==> flow/design.v <==
`timescale 100fs/100fs
module serial
    (  
      input  clk  
    , input  reset  
    , input  enable  
    , input  can_send
    , input [7:0] data_in
    , input  in_stb
    , output wire [7:0] data_out
    , output wire  out_stb
    );
  wire [8:0] c_ds_app_arg;
  wire  c_ds_app_arg_0;
  reg [5:0] maybeToBoola_c_ds_app_arg;
  wire [7:0] c_ds_app_arg_1;
  wire [6:0] result_0;
  wire [7:0] a;
  wire [12:0] result_1;
  reg [6:0] result_2;
  wire [6:0] c_case_alt;
  reg [6:0] c_case_alt_0;
  wire [1:0] dir;
  wire [6:0] c_case_alt_1;
  wire [6:0] c_case_alt_2;
  wire [6:0] c_case_alt_3;
  wire [3:0] a1;
  reg [4:0] inp_n;
  wire signed [63:0] c_inp_n_app_arg;
  reg [5:0] c_app_arg;
  wire [5:0] c_case_alt_4;
  reg [5:0] c_case_alt_5;
  reg [5:0] c_case_alt_6;
  wire [0:0] ctr;
  wire [1:0] ctr_0;
  wire [2:0] ctr_1;
  reg [5:0] result_3;
  reg [5:0] c_case_alt_7;
  reg [5:0] c_case_alt_8;
  reg [5:0] c_case_alt_9;
  wire [20:0] c_case_scrut;
  wire signed [63:0] wild;
  wire signed [63:0] c_wild_app_arg;
  wire  c_ds_app_arg_2;
  reg [31:0] maybeToBoola_c_ds_app_arg_0;
  wire [5:0] c_ds_app_arg_3;
  wire [32:0] result_4;
  wire [5:0] a_0;
  wire signed [63:0] c_r_app_arg;
  wire [15:0] result_5;
  wire signed [63:0] c_ds1_app_arg;
  wire [16:0] r;
  wire [15:0] result_6;
  wire signed [63:0] c_r_app_arg_0;
  wire [15:0] result_7;
  reg [32:0] c_app_arg_0;
  wire [64:0] result_8;
  wire [15:0] x;
  wire [15:0] y;
  wire [3:0] n;
  wire [3:0] n_0;
  wire [3:0] n_1;
  reg [31:0] ds1;
  wire [16:0] r_0;
  wire [16:0] r_1;
  reg [36:0] maybeToBoola_c_ds_app_arg_1;
  wire [8:0] result_9;
  wire [45:0] c_case_alt_10;
  wire [8:0] c_app_arg_1;
  wire [8:0] c_case_alt_11;
  wire [7:0] result_10;
  wire signed [63:0] c_app_arg_2;
  wire signed [63:0] c_app_arg_3;
  wire [31:0] a_1;
  wire [3:0] c_app_arg_4;
  wire [4:0] z;
  wire [3:0] result_11;
  wire [3:0] digitIdx;
  wire [32:0] c_app_arg_5;
  wire [31:0] n_2;
  wire [32:0] number;
  reg [265:0] maybeToBoola_c_ds_app_arg_2;
  wire [8:0] result_12;
  wire signed [63:0] c_wild3_app_arg;
  wire [255:0] result_13;
  wire [255:0] c_app_arg_6;
  wire [4:0] c_app_arg_7;
  wire [4:0] c_app_arg_8;
  wire signed [63:0] c_wild3_app_arg_0;
  wire [7:0] result_14;
  wire [8:0] c_app_arg_9;
  wire [274:0] result_15;
  wire  canSend;
  wire [7:0] a_2;
  wire signed [63:0] wild3;
  wire signed [63:0] wild3_0;
  wire  doSend;
  wire [4:0] readPointer1;
  wire [4:0] writePointer1;
  wire [255:0] memory1;
  wire [7:0] a1_0;
  wire [9:0] eta;
  wire [7:0] c_bv;
  wire signed [63:0] result_selection_res;
  wire [0:0] c_case_alt_selection_9;
  wire [16:0] c_bv_0;
  wire [16:0] c_bv_1;
  wire [16:0] c_bv_2;
  wire [31:0] c_i_29;
  wire [31:0] c_i_31;
  wire [8:0] result;
  assign eta = {can_send,   data_in,   in_stb};
  assign c_ds_app_arg = eta[0:0] ? {1'b1,eta[8:1]} : {1'b0,8'bxxxxxxxx};
  assign c_ds_app_arg_0 = c_ds_app_arg[8:8] ? 1'b1 : 1'b0;
  always @(posedge clk or  posedge  reset) begin : maybeToBoola_c_ds_app_arg_register
    if ( reset) begin
      maybeToBoola_c_ds_app_arg <= {3'b000,1'd1,2'bxx};
    end else if (c_ds_app_arg_0) begin
      maybeToBoola_c_ds_app_arg <= result_1[12:7];
    end
  end
  assign c_ds_app_arg_1 = c_ds_app_arg[8:8] ? a : 8'b00000111;
  assign result_0 = result_1[6:0];
  assign a = c_ds_app_arg[7:0];
  assign result_1 = {c_app_arg,   result_2};
  always @(*) begin
    case(maybeToBoola_c_ds_app_arg[5:3])
      3'b100 : result_2 = c_case_alt_0;
      3'b101 : result_2 = c_case_alt;
      default : result_2 = {1'b0,6'bxxxxxx};
    endcase
  end
  assign c_case_alt = inp_n[4:4] ? {1'b1,{2'b11,4'bxxxx}} : {1'b0,6'bxxxxxx};
  always @(*) begin
    case(dir)
      2'b00 : c_case_alt_0 = c_case_alt_3;
      2'b01 : c_case_alt_0 = c_case_alt_2;
      default : c_case_alt_0 = c_case_alt_1;
    endcase
  end
  assign dir = maybeToBoola_c_ds_app_arg[2:1];
  assign c_case_alt_1 = inp_n[4:4] ? {1'b1,{2'b10,a1}} : {1'b0,6'bxxxxxx};
  assign c_case_alt_2 = inp_n[4:4] ? {1'b1,{2'b01,a1}} : {1'b0,6'bxxxxxx};
  assign c_case_alt_3 = inp_n[4:4] ? {1'b1,{2'b00,a1}} : {1'b0,6'bxxxxxx};
  assign a1 = inp_n[3:0];
  always @(*) begin
    case(c_ds_app_arg_1)
      8'b00000111 : inp_n = {1'b0,4'bxxxx};
      default : inp_n = {1'b1,$unsigned(c_inp_n_app_arg[0+:4])};
    endcase
  end
  assign c_bv = (c_ds_app_arg_1 & 8'b00001111);
  assign c_inp_n_app_arg = $unsigned({{(64-8) {1'b0}},c_bv});
  always @(*) begin
    case(maybeToBoola_c_ds_app_arg[5:3])
      3'b000 : c_app_arg = result_3;
      3'b001 : c_app_arg = c_case_alt_6;
      3'b010 : c_app_arg = c_case_alt_5;
      3'b011 : c_app_arg = c_case_alt_4;
      3'b100 : c_app_arg = {3'b000,1'd0,2'bxx};
      3'b101 : c_app_arg = {3'b110,3'bxxx};
      default : c_app_arg = {3'b110,3'bxxx};
    endcase
  end
  assign c_case_alt_4 = ctr ? {3'b011,ctr - 1'd1,2'bxx} : {3'b100,2'd1,1'bx};
  always @(*) begin
    case(ctr_0)
      2'd0 : c_case_alt_5 = {3'b100,2'd2,1'bx};
      default : c_case_alt_5 = {3'b010,ctr_0 - 2'd1,1'bx};
    endcase
  end
  always @(*) begin
    case(ctr_1)
      3'd0 : c_case_alt_6 = {3'b100,2'd0,1'bx};
      default : c_case_alt_6 = {3'b001,ctr_1 - 3'd1};
    endcase
  end
  assign ctr = maybeToBoola_c_ds_app_arg[2:2];
  assign ctr_0 = maybeToBoola_c_ds_app_arg[2:1];
  assign ctr_1 = maybeToBoola_c_ds_app_arg[2:0];
  assign result_selection_res = (($unsigned(wild)) <= 64'd1114111) ? 64'sd1 : 64'sd0;
  always @(*) begin
    case(result_selection_res)
      64'sd1 : result_3 = c_case_alt_7;
      default : result_3 = {6 {1'bx}};
    endcase
  end
  assign c_case_alt_selection_9 = maybeToBoola_c_ds_app_arg[2:2];
  always @(*) begin
    case(c_case_alt_selection_9)
      1'd0 : c_case_alt_7 = c_case_alt_9;
      1'd1 : c_case_alt_7 = c_case_alt_8;
      default : c_case_alt_7 = {6 {1'bx}};
    endcase
  end
  always @(*) begin
    case(c_case_scrut)
      21'd10 : c_case_alt_8 = {3'b101,3'bxxx};
      21'd100 : c_case_alt_8 = {3'b010,2'd3,1'bx};
      21'd102 : c_case_alt_8 = {3'b001,3'd6};
      21'd117 : c_case_alt_8 = {3'b011,1'd1,2'bxx};
      default : c_case_alt_8 = {6 {1'bx}};
    endcase
  end
  always @(*) begin
    case(c_case_scrut)
      21'd10 : c_case_alt_9 = {3'b000,1'd1,2'bxx};
      default : c_case_alt_9 = {6 {1'bx}};
    endcase
  end
  assign c_case_scrut = $unsigned(wild[0+:21]);
  assign wild = $signed(c_wild_app_arg);
  assign c_wild_app_arg = $unsigned({{(64-8) {1'b0}},c_ds_app_arg_1});
  assign c_ds_app_arg_2 = result_0[6:6] ? 1'b1 : 1'b0;
  always @(posedge clk or  posedge  reset) begin : maybeToBoola_c_ds_app_arg_0_register
    if ( reset) begin
      maybeToBoola_c_ds_app_arg_0 <= {16'd0,   16'd0};
    end else if (c_ds_app_arg_2) begin
      maybeToBoola_c_ds_app_arg_0 <= result_8[64:33];
    end
  end
  assign c_ds_app_arg_3 = result_0[6:6] ? a_0 : {2'b00,4'd0};
  assign result_4 = result_8[32:0];
  assign a_0 = result_0[5:0];
  assign c_r_app_arg = $unsigned({{(64-4) {1'b0}},n});
  assign c_bv_0 = (r_0);
  assign result_5 = (( c_bv_0[17-1] ) == 1'b0) ? (r_0[0+:16]) : 16'd65535;
  assign c_ds1_app_arg = $unsigned({{(64-4) {1'b0}},n_1});
  assign r =  y - ($unsigned(c_ds1_app_arg[0+:16]));
  assign c_bv_1 = (r);
  assign result_6 = (( c_bv_1[17-1] ) == 1'b0) ? (r[0+:16]) : (16'd0);
  assign c_r_app_arg_0 = $unsigned({{(64-4) {1'b0}},n_0});
  assign c_bv_2 = (r_1);
  assign result_7 = (( c_bv_2[17-1] ) == 1'b0) ? (r_1[0+:16]) : 16'd65535;
  always @(*) begin
    case(c_ds_app_arg_3[5:4])
      2'b11 : c_app_arg_0 = {1'b1,({{(32-16) {1'b0}},x}) * ({{(32-16) {1'b0}},y})};
      default : c_app_arg_0 = {1'b0,32'bxxxxxxxxxxxxxxxxxxxxxxxxxxxxxxxx};
    endcase
  end
  assign result_8 = {{ds1[31:16],   ds1[15:0]},
                     c_app_arg_0};
  assign x = maybeToBoola_c_ds_app_arg_0[31:16];
  assign y = maybeToBoola_c_ds_app_arg_0[15:0];
  assign n = c_ds_app_arg_3[3:0];
  assign n_0 = c_ds_app_arg_3[3:0];
  assign n_1 = c_ds_app_arg_3[3:0];
  always @(*) begin
    case(c_ds_app_arg_3[5:4])
      2'b00 : ds1 = {result_5,   y};
      2'b01 : ds1 = {x,   result_6};
      2'b10 : ds1 = {x,   result_7};
      default : ds1 = maybeToBoola_c_ds_app_arg_0;
    endcase
  end
  assign r_0 = x + ($unsigned(c_r_app_arg[0+:16]));
  assign r_1 = y + ($unsigned(c_r_app_arg_0[0+:16]));
  always @(posedge clk or  posedge  reset) begin : maybeToBoola_c_ds_app_arg_1_register
    if ( reset) begin
      maybeToBoola_c_ds_app_arg_1 <= {{1'b0,32'bxxxxxxxxxxxxxxxxxxxxxxxxxxxxxxxx},   4'd0};
    end else if (enable) begin
      maybeToBoola_c_ds_app_arg_1 <= c_case_alt_10[45:9];
    end
  end
  assign result_9 = c_case_alt_10[8:0];
  assign c_case_alt_10 = {{c_app_arg_5,
                           c_app_arg_4},   c_app_arg_1};
  assign c_app_arg_1 = (digitIdx < 4'd8) ? c_case_alt_11 : {1'b0,8'bxxxxxxxx};
  assign c_case_alt_11 = number[32:32] ? {1'b1,result_10} : {1'b0,8'bxxxxxxxx};
  assign result_10 = (a_1 <= 32'd9) ? ($unsigned(c_app_arg_2[0+:8])) : ($unsigned(c_app_arg_3[0+:8]));
  assign c_i_29 = (32'd48 | a_1);
  assign c_app_arg_2 = $unsigned({{(64-32) {1'b0}},c_i_29});
  assign c_i_31 = (a_1 + 32'd87);
  assign c_app_arg_3 = $unsigned({{(64-32) {1'b0}},c_i_31});
  assign a_1 = n_2 >> (64'sd28);
  assign c_app_arg_4 = number[32:32] ? result_11 : 4'd0;
  assign z = digitIdx + 4'd1;
  assign result_11 = (z > 5'd8) ? 4'd8 : (z[0+:4]);
  assign digitIdx = maybeToBoola_c_ds_app_arg_1[3:0];
  assign c_app_arg_5 = number[32:32] ? {1'b1,n_2 << (64'sd4)} : result_4;
  assign n_2 = number[31:0];
  assign number = maybeToBoola_c_ds_app_arg_1[36:4];
  always @(posedge clk or  posedge  reset) begin : maybeToBoola_c_ds_app_arg_2_register
    if ( reset) begin
      maybeToBoola_c_ds_app_arg_2 <= {{8'b00000001,   8'b00000001,   8'b00000001,   8'b00000001,   8'b00000001,
    8'b00000001,   8'b00000001,   8'b00000001,   8'b00000001,   8'b00000001,
    8'b00000001,   8'b00000001,   8'b00000001,   8'b00000001,   8'b00000001,
    8'b00000001,   8'b00000001,   8'b00000001,   8'b00000001,   8'b00000001,
    8'b00000001,   8'b00000001,   8'b00000001,   8'b00000001,   8'b00000001,
    8'b00000001,   8'b00000001,   8'b00000001,   8'b00000001,   8'b00000001,
    8'b00000001,   8'b00000001},   5'd0,   5'd0};
    end else if (enable) begin
      maybeToBoola_c_ds_app_arg_2 <= result_15[274:9];
    end
  end
  assign result_12 = result_15[8:0];
  assign c_wild3_app_arg = $unsigned({{(64-5) {1'b0}},writePointer1});
  genvar i;
  generate
  for (i=0;i<32;i=i+1) begin : vector_replace
    assign result_13[(31-i)*8+:8] = (wild3) == i ? a_2 : memory1[(31-i)*8+:8];
  end
  endgenerate
  assign c_app_arg_6 = result_9[8:8] ? result_13 : memory1;
  assign c_app_arg_7 = result_9[8:8] ? (writePointer1 + 5'd1) : writePointer1;
  assign c_app_arg_8 = doSend ? (readPointer1 + 5'd1) : readPointer1;
  assign c_wild3_app_arg_0 = $unsigned({{(64-5) {1'b0}},readPointer1});
  wire [7:0] vecArray [0:32-1];
  genvar i_0;
  generate
  for (i_0=0; i_0 < 32; i_0=i_0+1) begin : mk_array
    assign vecArray[(32-1)-i_0] = memory1[i_0*8+:8];
  end
  endgenerate
  assign result_14 = vecArray[(wild3_0)];
  assign c_app_arg_9 = doSend ? {1'b1,result_14} : {1'b0,8'bxxxxxxxx};
  assign result_15 = {{c_app_arg_6,
                       c_app_arg_7,   c_app_arg_8},   c_app_arg_9};
  assign canSend = eta[9:9];
  assign a_2 = result_9[7:0];
  assign wild3 = $signed(c_wild3_app_arg);
  assign wild3_0 = $signed(c_wild3_app_arg_0);
  assign doSend = canSend ? (writePointer1 > readPointer1) : 1'b0;
  assign readPointer1 = maybeToBoola_c_ds_app_arg_2[4:0];
  assign writePointer1 = maybeToBoola_c_ds_app_arg_2[9:5];
  assign memory1 = maybeToBoola_c_ds_app_arg_2[265:10];
  assign result = result_12[8:8] ? {a1_0,
                                    1'b1} : {{8 {1'bx}},   1'b0};
  assign a1_0 = result_12[7:0];
  assign data_out = result[8:1];
  assign out_stb = result[0:0];
endmodule
Reports on serial --
The steps from the RTL of serial to its reports follow in flow order. Line numbers count from 1 in the design file above. The mark n/a stands for no value.
Set-up: design top serial, clock clk, library sky130hd, corner tt_025C_1v80

Elaborated design --
Yosys after proc, flatten, opt, wreduce and memory -nomap, before mapping. Print and check cells are not counted. Equal cells are merged and count once.
Storage and ports: cells after elaboration 249, bits in registers 341, output and inout bits 9
Operators by class: bitwise operators 4, eq/ne operators 77, magnitude comparators 5, $add $sub $neg 10, reduce/logical cells 43, mux-type cells 71, $mul 1
Operators with widths (count):
- 16-bit by 16-bit multiplier with 32-bit output | 1
- 8-bit two-way mux | 34
- 8-bit case mux with 32-bit select | 1
- 256-bit two-way mux | 1
- 5-bit == test with constant B | 32
- 3-bit AND reduction | 33
- 32-bit case mux with 3-bit select | 1
- 5-bit by 4-bit == test with 1-bit output with constant B | 16
- 33-bit two-way mux | 2
- 64-bit zero test | 1
- 16-bit two-way mux | 3
- 9-bit two-way mux | 5
- 5-bit by 3-bit == test with 1-bit output with constant B | 8
- 6-bit two-way mux | 6
- 16-bit by 4-bit adder with 17-bit output | 2
- 6-bit case mux with 5-bit select | 1
- 7-bit case mux with 2-bit select | 2
- 7-bit two-way mux | 4
- 8-bit by 7-bit == test with 1-bit output with constant B | 3
- 6-bit case mux with 4-bit select | 1
- 8-bit by 21-bit less-or-equal comparator with 1-bit output with constant B | 1
- 5-bit by 2-bit == test with 1-bit output with constant B | 4
- 16-bit by 4-bit subtractor with 17-bit output | 1
- 5-bit two-way mux | 3
- 6-bit case mux with 2-bit select | 1
- 5-bit by 1-bit adder with 5-bit output with constant B | 2
- 5-bit by 1-bit == test with 1-bit output with constant B | 2
- 4-bit by 7-bit adder with 8-bit output with constant B | 1
Not listed: further kinds 25, cells in them 39.

Longest topological paths --
Depth = most cells in a row (Yosys ltp): at word level without a register or memory, in the mapped netlist without a sequential cell, where the memories' decode and read muxes count.
Depth: depth in word-level cells 11, ABC_AREA 0, depth in mapped cells 25, gate-level depth less buffers 22

Synthesis result --
Source: synth_stat.txt of the flow (Yosys; design flattened, memories mapped). It holds for the ABC_AREA given above (unset counts as 0); a run with the other value may have another netlist. Totals and module areas in this step are rounded.
Synthesis totals: cells in the netlist 2692, mapped area 24000 um2, buffer cells 187, flip-flops 309
Cells by type:
- sky130_fd_sc_hd__dfrtp_1 | count 276, total area 6.91E+03 um2
- sky130_fd_sc_hd__fa_1 | count 197, total area 3.94E+03 um2
- sky130_fd_sc_hd__ha_1 | count 147, total area 1.84E+03 um2
- sky130_fd_sc_hd__nand2_1 | count 469, total area 1.76E+03 um2
- sky130_fd_sc_hd__o21ai_0 | count 292, total area 1.46E+03 um2
- sky130_fd_sc_hd__inv_1 | count 269, total area 1.01E+03 um2
- sky130_fd_sc_hd__dfstp_2 | count 33, total area 867.082 um2
- sky130_fd_sc_hd__and2_1 | count 125, total area 782 um2
- sky130_fd_sc_hd__clkbuf_1 | count 164, total area 615.59 um2
- sky130_fd_sc_hd__mux2_2 | count 43, total area 484.214 um2
- sky130_fd_sc_hd__a21oi_1 | count 88, total area 440.422 um2
- sky130_fd_sc_hd__nor2_1 | count 99, total area 371.606 um2
- sky130_fd_sc_hd__a22o_1 | count 29, total area 253.994 um2
- sky130_fd_sc_hd__nand3_1 | count 49, total area 245.235 um2
- sky130_fd_sc_hd__a22oi_1 | count 32, total area 240.23 um2
- sky130_fd_sc_hd__xnor2_1 | count 25, total area 218.96 um2
- sky130_fd_sc_hd__mux2i_1 | count 17, total area 170.163 um2
- sky130_fd_sc_hd__nand4_1 | count 26, total area 162.656 um2
Not listed: further types 58, cells in them 312.

Path before layout --
OpenSTA on the mapped netlist: ideal clock, no wires. The path of least setup slack (recovery checks aside). Input and output delay are each 20% of the period. Register names are those of the netlist, which keeps one name where synthesis merged equal registers.
Timing after synthesis: path kind register -> register, from reg maybeToBoola_c_ds_app_arg_0[7], to reg maybeToBoola_c_ds_app_arg_1[26], stages 23, time at the first pin 0.000 ns, data arrival time 6.118 ns, library setup time 0.066 ns, clock period 10.0 ns, path slack 3.816 ns, delay of the path 6.184 ns, period reached after synthesis 6.184 ns
"delay of the path" = arrival - input delay + setup time. "stages" counts driving pins, that of a launching flip-flop among them; a cell with two outputs on the path counts twice. "period reached after synthesis" = period - worst setup slack (recovery checks aside). The figure is calculated, with input and output delays left at 20% of the set period. Between the ends stands the longest chain of elaborated cells between them, by number of cells; it is not shown to be the way that was timed. Of several equally long chains one is given. Each line given opens the expression or statement behind the cell; cells for indexed reads and writes are added by Yosys, which also makes memories of some case tables.
Between the ends, after synthesis: cells stage by stage sky130_fd_sc_hd__dfrtp_1 sky130_fd_sc_hd__clkbuf_1 sky130_fd_sc_hd__clkbuf_1 sky130_fd_sc_hd__nand2_1 sky130_fd_sc_hd__fa_1 sky130_fd_sc_hd__inv_1 sky130_fd_sc_hd__fa_1 sky130_fd_sc_hd__inv_1 sky130_fd_sc_hd__fa_1 sky130_fd_sc_hd__inv_1 sky130_fd_sc_hd__fa_1 sky130_fd_sc_hd__fa_1 sky130_fd_sc_hd__inv_1 sky130_fd_sc_hd__fa_1 sky130_fd_sc_hd__inv_1 sky130_fd_sc_hd__ha_1 sky130_fd_sc_hd__clkbuf_1 sky130_fd_sc_hd__nand2_1 sky130_fd_sc_hd__or3_1 sky130_fd_sc_hd__o221ai_1 sky130_fd_sc_hd__a211oi_1 sky130_fd_sc_hd__a2111oi_0 sky130_fd_sc_hd__a221o_1, cells in the longest elaborated chain 3
RTL lines, path after synthesis:
- start: declaration | RTL line 45 | reg [31:0] maybeToBoola_c_ds_app_arg_0;
- start: assignment | RTL line 217 | maybeToBoola_c_ds_app_arg_0 <= {16'd0,   16'd0};
- start: assignment | RTL line 219 | maybeToBoola_c_ds_app_arg_0 <= result_8[64:33];
- 16-bit by 16-bit multiplier with 32-bit output | RTL line 237 | 2'b11 : c_app_arg_0 = {1'b1,({{(32-16) {1'b0}},x}) * ({{(32-16) {1'b0}},y})};
- 33-bit two-way mux | RTL line 236 | case(c_ds_app_arg_3[5:4])
- 33-bit two-way mux | RTL line 280 | assign c_app_arg_5 = number[32:32] ? {1'b1,n_2 << (64'sd4)} : result_4;
- end: assignment | RTL line 260 | maybeToBoola_c_ds_app_arg_1 <= {{1'b0,32'bxxxxxxxxxxxxxxxxxxxxxxxxxxxxxxxx},   4'd0};
- end: assignment | RTL line 262 | maybeToBoola_c_ds_app_arg_1 <= c_case_alt_10[45:9];
- end: declaration | RTL line 66 | reg [36:0] maybeToBoola_c_ds_app_arg_1;

Worst path after layout --
Path of least setup slack in the final report of run 3 (OpenROAD, finished layout, wires in). Where an end is a register, its clock arrival counts in the times.
Timing post-layout: path kind register -> register, from reg maybeToBoola_c_ds_app_arg_0[23], to reg maybeToBoola_c_ds_app_arg_1[26], clock period 7.21 ns, time at the first pin 0.54 ns, library setup time 0.06 ns, data arrival time 7.05 ns, path slack 0.64 ns, stages 21
Between the ends stands the longest chain of elaborated cells between them, by number of cells; it is not shown to be the way that was timed. Of several equally long chains one is given.
Between the ends, post-layout: cells stage by stage sky130_fd_sc_hd__dfrtp_1 sky130_fd_sc_hd__and2_1 sky130_fd_sc_hd__fa_1 sky130_fd_sc_hd__inv_1 sky130_fd_sc_hd__fa_1 sky130_fd_sc_hd__fa_1 sky130_fd_sc_hd__fa_1 sky130_fd_sc_hd__inv_1 sky130_fd_sc_hd__fa_1 sky130_fd_sc_hd__inv_1 sky130_fd_sc_hd__fa_1 sky130_fd_sc_hd__inv_1 sky130_fd_sc_hd__ha_1 sky130_fd_sc_hd__a21oi_1 sky130_fd_sc_hd__o21ai_1 sky130_fd_sc_hd__a211o_1 sky130_fd_sc_hd__a21oi_1 sky130_fd_sc_hd__o221ai_1 sky130_fd_sc_hd__nor2b_1 sky130_fd_sc_hd__a2111oi_0 sky130_fd_sc_hd__a221o_1, cells in the longest elaborated chain 3
RTL lines, path post-layout:
- start: declaration | RTL line 45 | reg [31:0] maybeToBoola_c_ds_app_arg_0;
- start: assignment | RTL line 217 | maybeToBoola_c_ds_app_arg_0 <= {16'd0,   16'd0};
- start: assignment | RTL line 219 | maybeToBoola_c_ds_app_arg_0 <= result_8[64:33];
- 16-bit by 16-bit multiplier with 32-bit output | RTL line 237 | 2'b11 : c_app_arg_0 = {1'b1,({{(32-16) {1'b0}},x}) * ({{(32-16) {1'b0}},y})};
- 33-bit two-way mux | RTL line 236 | case(c_ds_app_arg_3[5:4])
- 33-bit two-way mux | RTL line 280 | assign c_app_arg_5 = number[32:32] ? {1'b1,n_2 << (64'sd4)} : result_4;
- end: assignment | RTL line 260 | maybeToBoola_c_ds_app_arg_1 <= {{1'b0,32'bxxxxxxxxxxxxxxxxxxxxxxxxxxxxxxxx},   4'd0};
- end: assignment | RTL line 262 | maybeToBoola_c_ds_app_arg_1 <= c_case_alt_10[45:9];
- end: declaration | RTL line 66 | reg [36:0] maybeToBoola_c_ds_app_arg_1;

Wiki page: serial / flow data

Top module serial; platform sky130hd; tools Yosys and OpenROAD; 6 stored runs in no particular order. Input and output delays are each 20% of the period that was set; the output load is 0.01 pF.
"worst setup path time" is the time allowed to the run's worst setup path (the clock period less input and output delay, where it has them) less its slack. Clock arrival times count: a late capture clock shortens it, a late launch clock lengthens it.
"power" rests on the timing tool's default activity at the inputs, not on a simulated workload.
Results are given in rounded form.
[run 1] settings: CELL_PAD_IN_SITES_DETAIL_PLACEMENT=1, CELL_PAD_IN_SITES_GLOBAL_PLACEMENT=0, CORE_ASPECT_RATIO=1.41, CORE_MARGIN=3, CORE_UTILIZATION=56, CTS_CLUSTER_SIZE=82, GPL_ROUTABILITY_DRIVEN=1, GPL_TIMING_DRIVEN=1, MAX_ROUTING_LAYER=met4, PLACE_DENSITY_LB_ADDON=0.11, SLEW_MARGIN=30, TNS_END_PERCENT=55, period_ns=4.63, CAP_MARGIN=20
[run 1] result: did not finish, routing stopped with ODB-0269
[run 2] settings: CELL_PAD_IN_SITES_DETAIL_PLACEMENT=1, CELL_PAD_IN_SITES_GLOBAL_PLACEMENT=0, CORE_ASPECT_RATIO=1.41, CORE_MARGIN=4, CORE_UTILIZATION=56, CTS_CLUSTER_DIAMETER=326, CTS_CLUSTER_SIZE=82, GPL_ROUTABILITY_DRIVEN=1, GPL_TIMING_DRIVEN=0, MAX_ROUTING_LAYER=met4, PLACE_DENSITY_LB_ADDON=0.11, SLEW_MARGIN=40, TNS_END_PERCENT=55, period_ns=4.63, CAP_MARGIN=20
[run 2] result: did not finish, routing stopped with ODB-0269
[run 3] settings: CORE_ASPECT_RATIO=0.65, CORE_MARGIN=9, CORE_UTILIZATION=40, CTS_CLUSTER_SIZE=62, GPL_ROUTABILITY_DRIVEN=1, MAX_ROUTING_LAYER=met5, MIN_ROUTING_LAYER=met1, PLACE_DENSITY=0.76, TNS_END_PERCENT=25, period_ns=7.21, CAP_MARGIN=20, SLEW_MARGIN=20
[run 3] result: chip area after synthesis (Yosys) 24000 um2, die area 70000 um2, standard-cell area of the final layout 26000 um2, worst setup slack after layout 0.64 ns, power 0.0056 W, worst setup path time 6.57 ns, worst setup path kind register -> register
[run 4] settings: CELL_PAD_IN_SITES_DETAIL_PLACEMENT=1, CELL_PAD_IN_SITES_GLOBAL_PLACEMENT=2, CORE_MARGIN=10, CORE_UTILIZATION=68, CTS_CLUSTER_DIAMETER=178, MIN_ROUTING_LAYER=met1, PLACE_DENSITY=0.67, SLEW_MARGIN=40, period_ns=8.29, CAP_MARGIN=20
[run 4] result: did not finish, placement stopped with GPL-0301
[run 5] settings: CORE_UTILIZATION=40, SETUP_SLACK_MARGIN=0.55, period_ns=6.8, CAP_MARGIN=20, CORE_MARGIN=2, SLEW_MARGIN=20
[run 5] result: chip area after synthesis (Yosys) 24000 um2, die area 62000 um2, standard-cell area of the final layout 27000 um2, worst setup slack after layout 0.80 ns, power 0.0061 W, worst setup path time 6.00 ns, worst setup path kind register -> register
[run 6] settings: CORE_UTILIZATION=40, period_ns=10.0, CAP_MARGIN=20, CORE_MARGIN=2, SLEW_MARGIN=20
[run 6] result: chip area after synthesis (Yosys) 24000 um2, die area 62000 um2, standard-cell area of the final layout 26000 um2, worst setup slack after layout 3.3 ns, power 0.0041 W, worst setup path time 6.66 ns, worst setup path kind register -> register
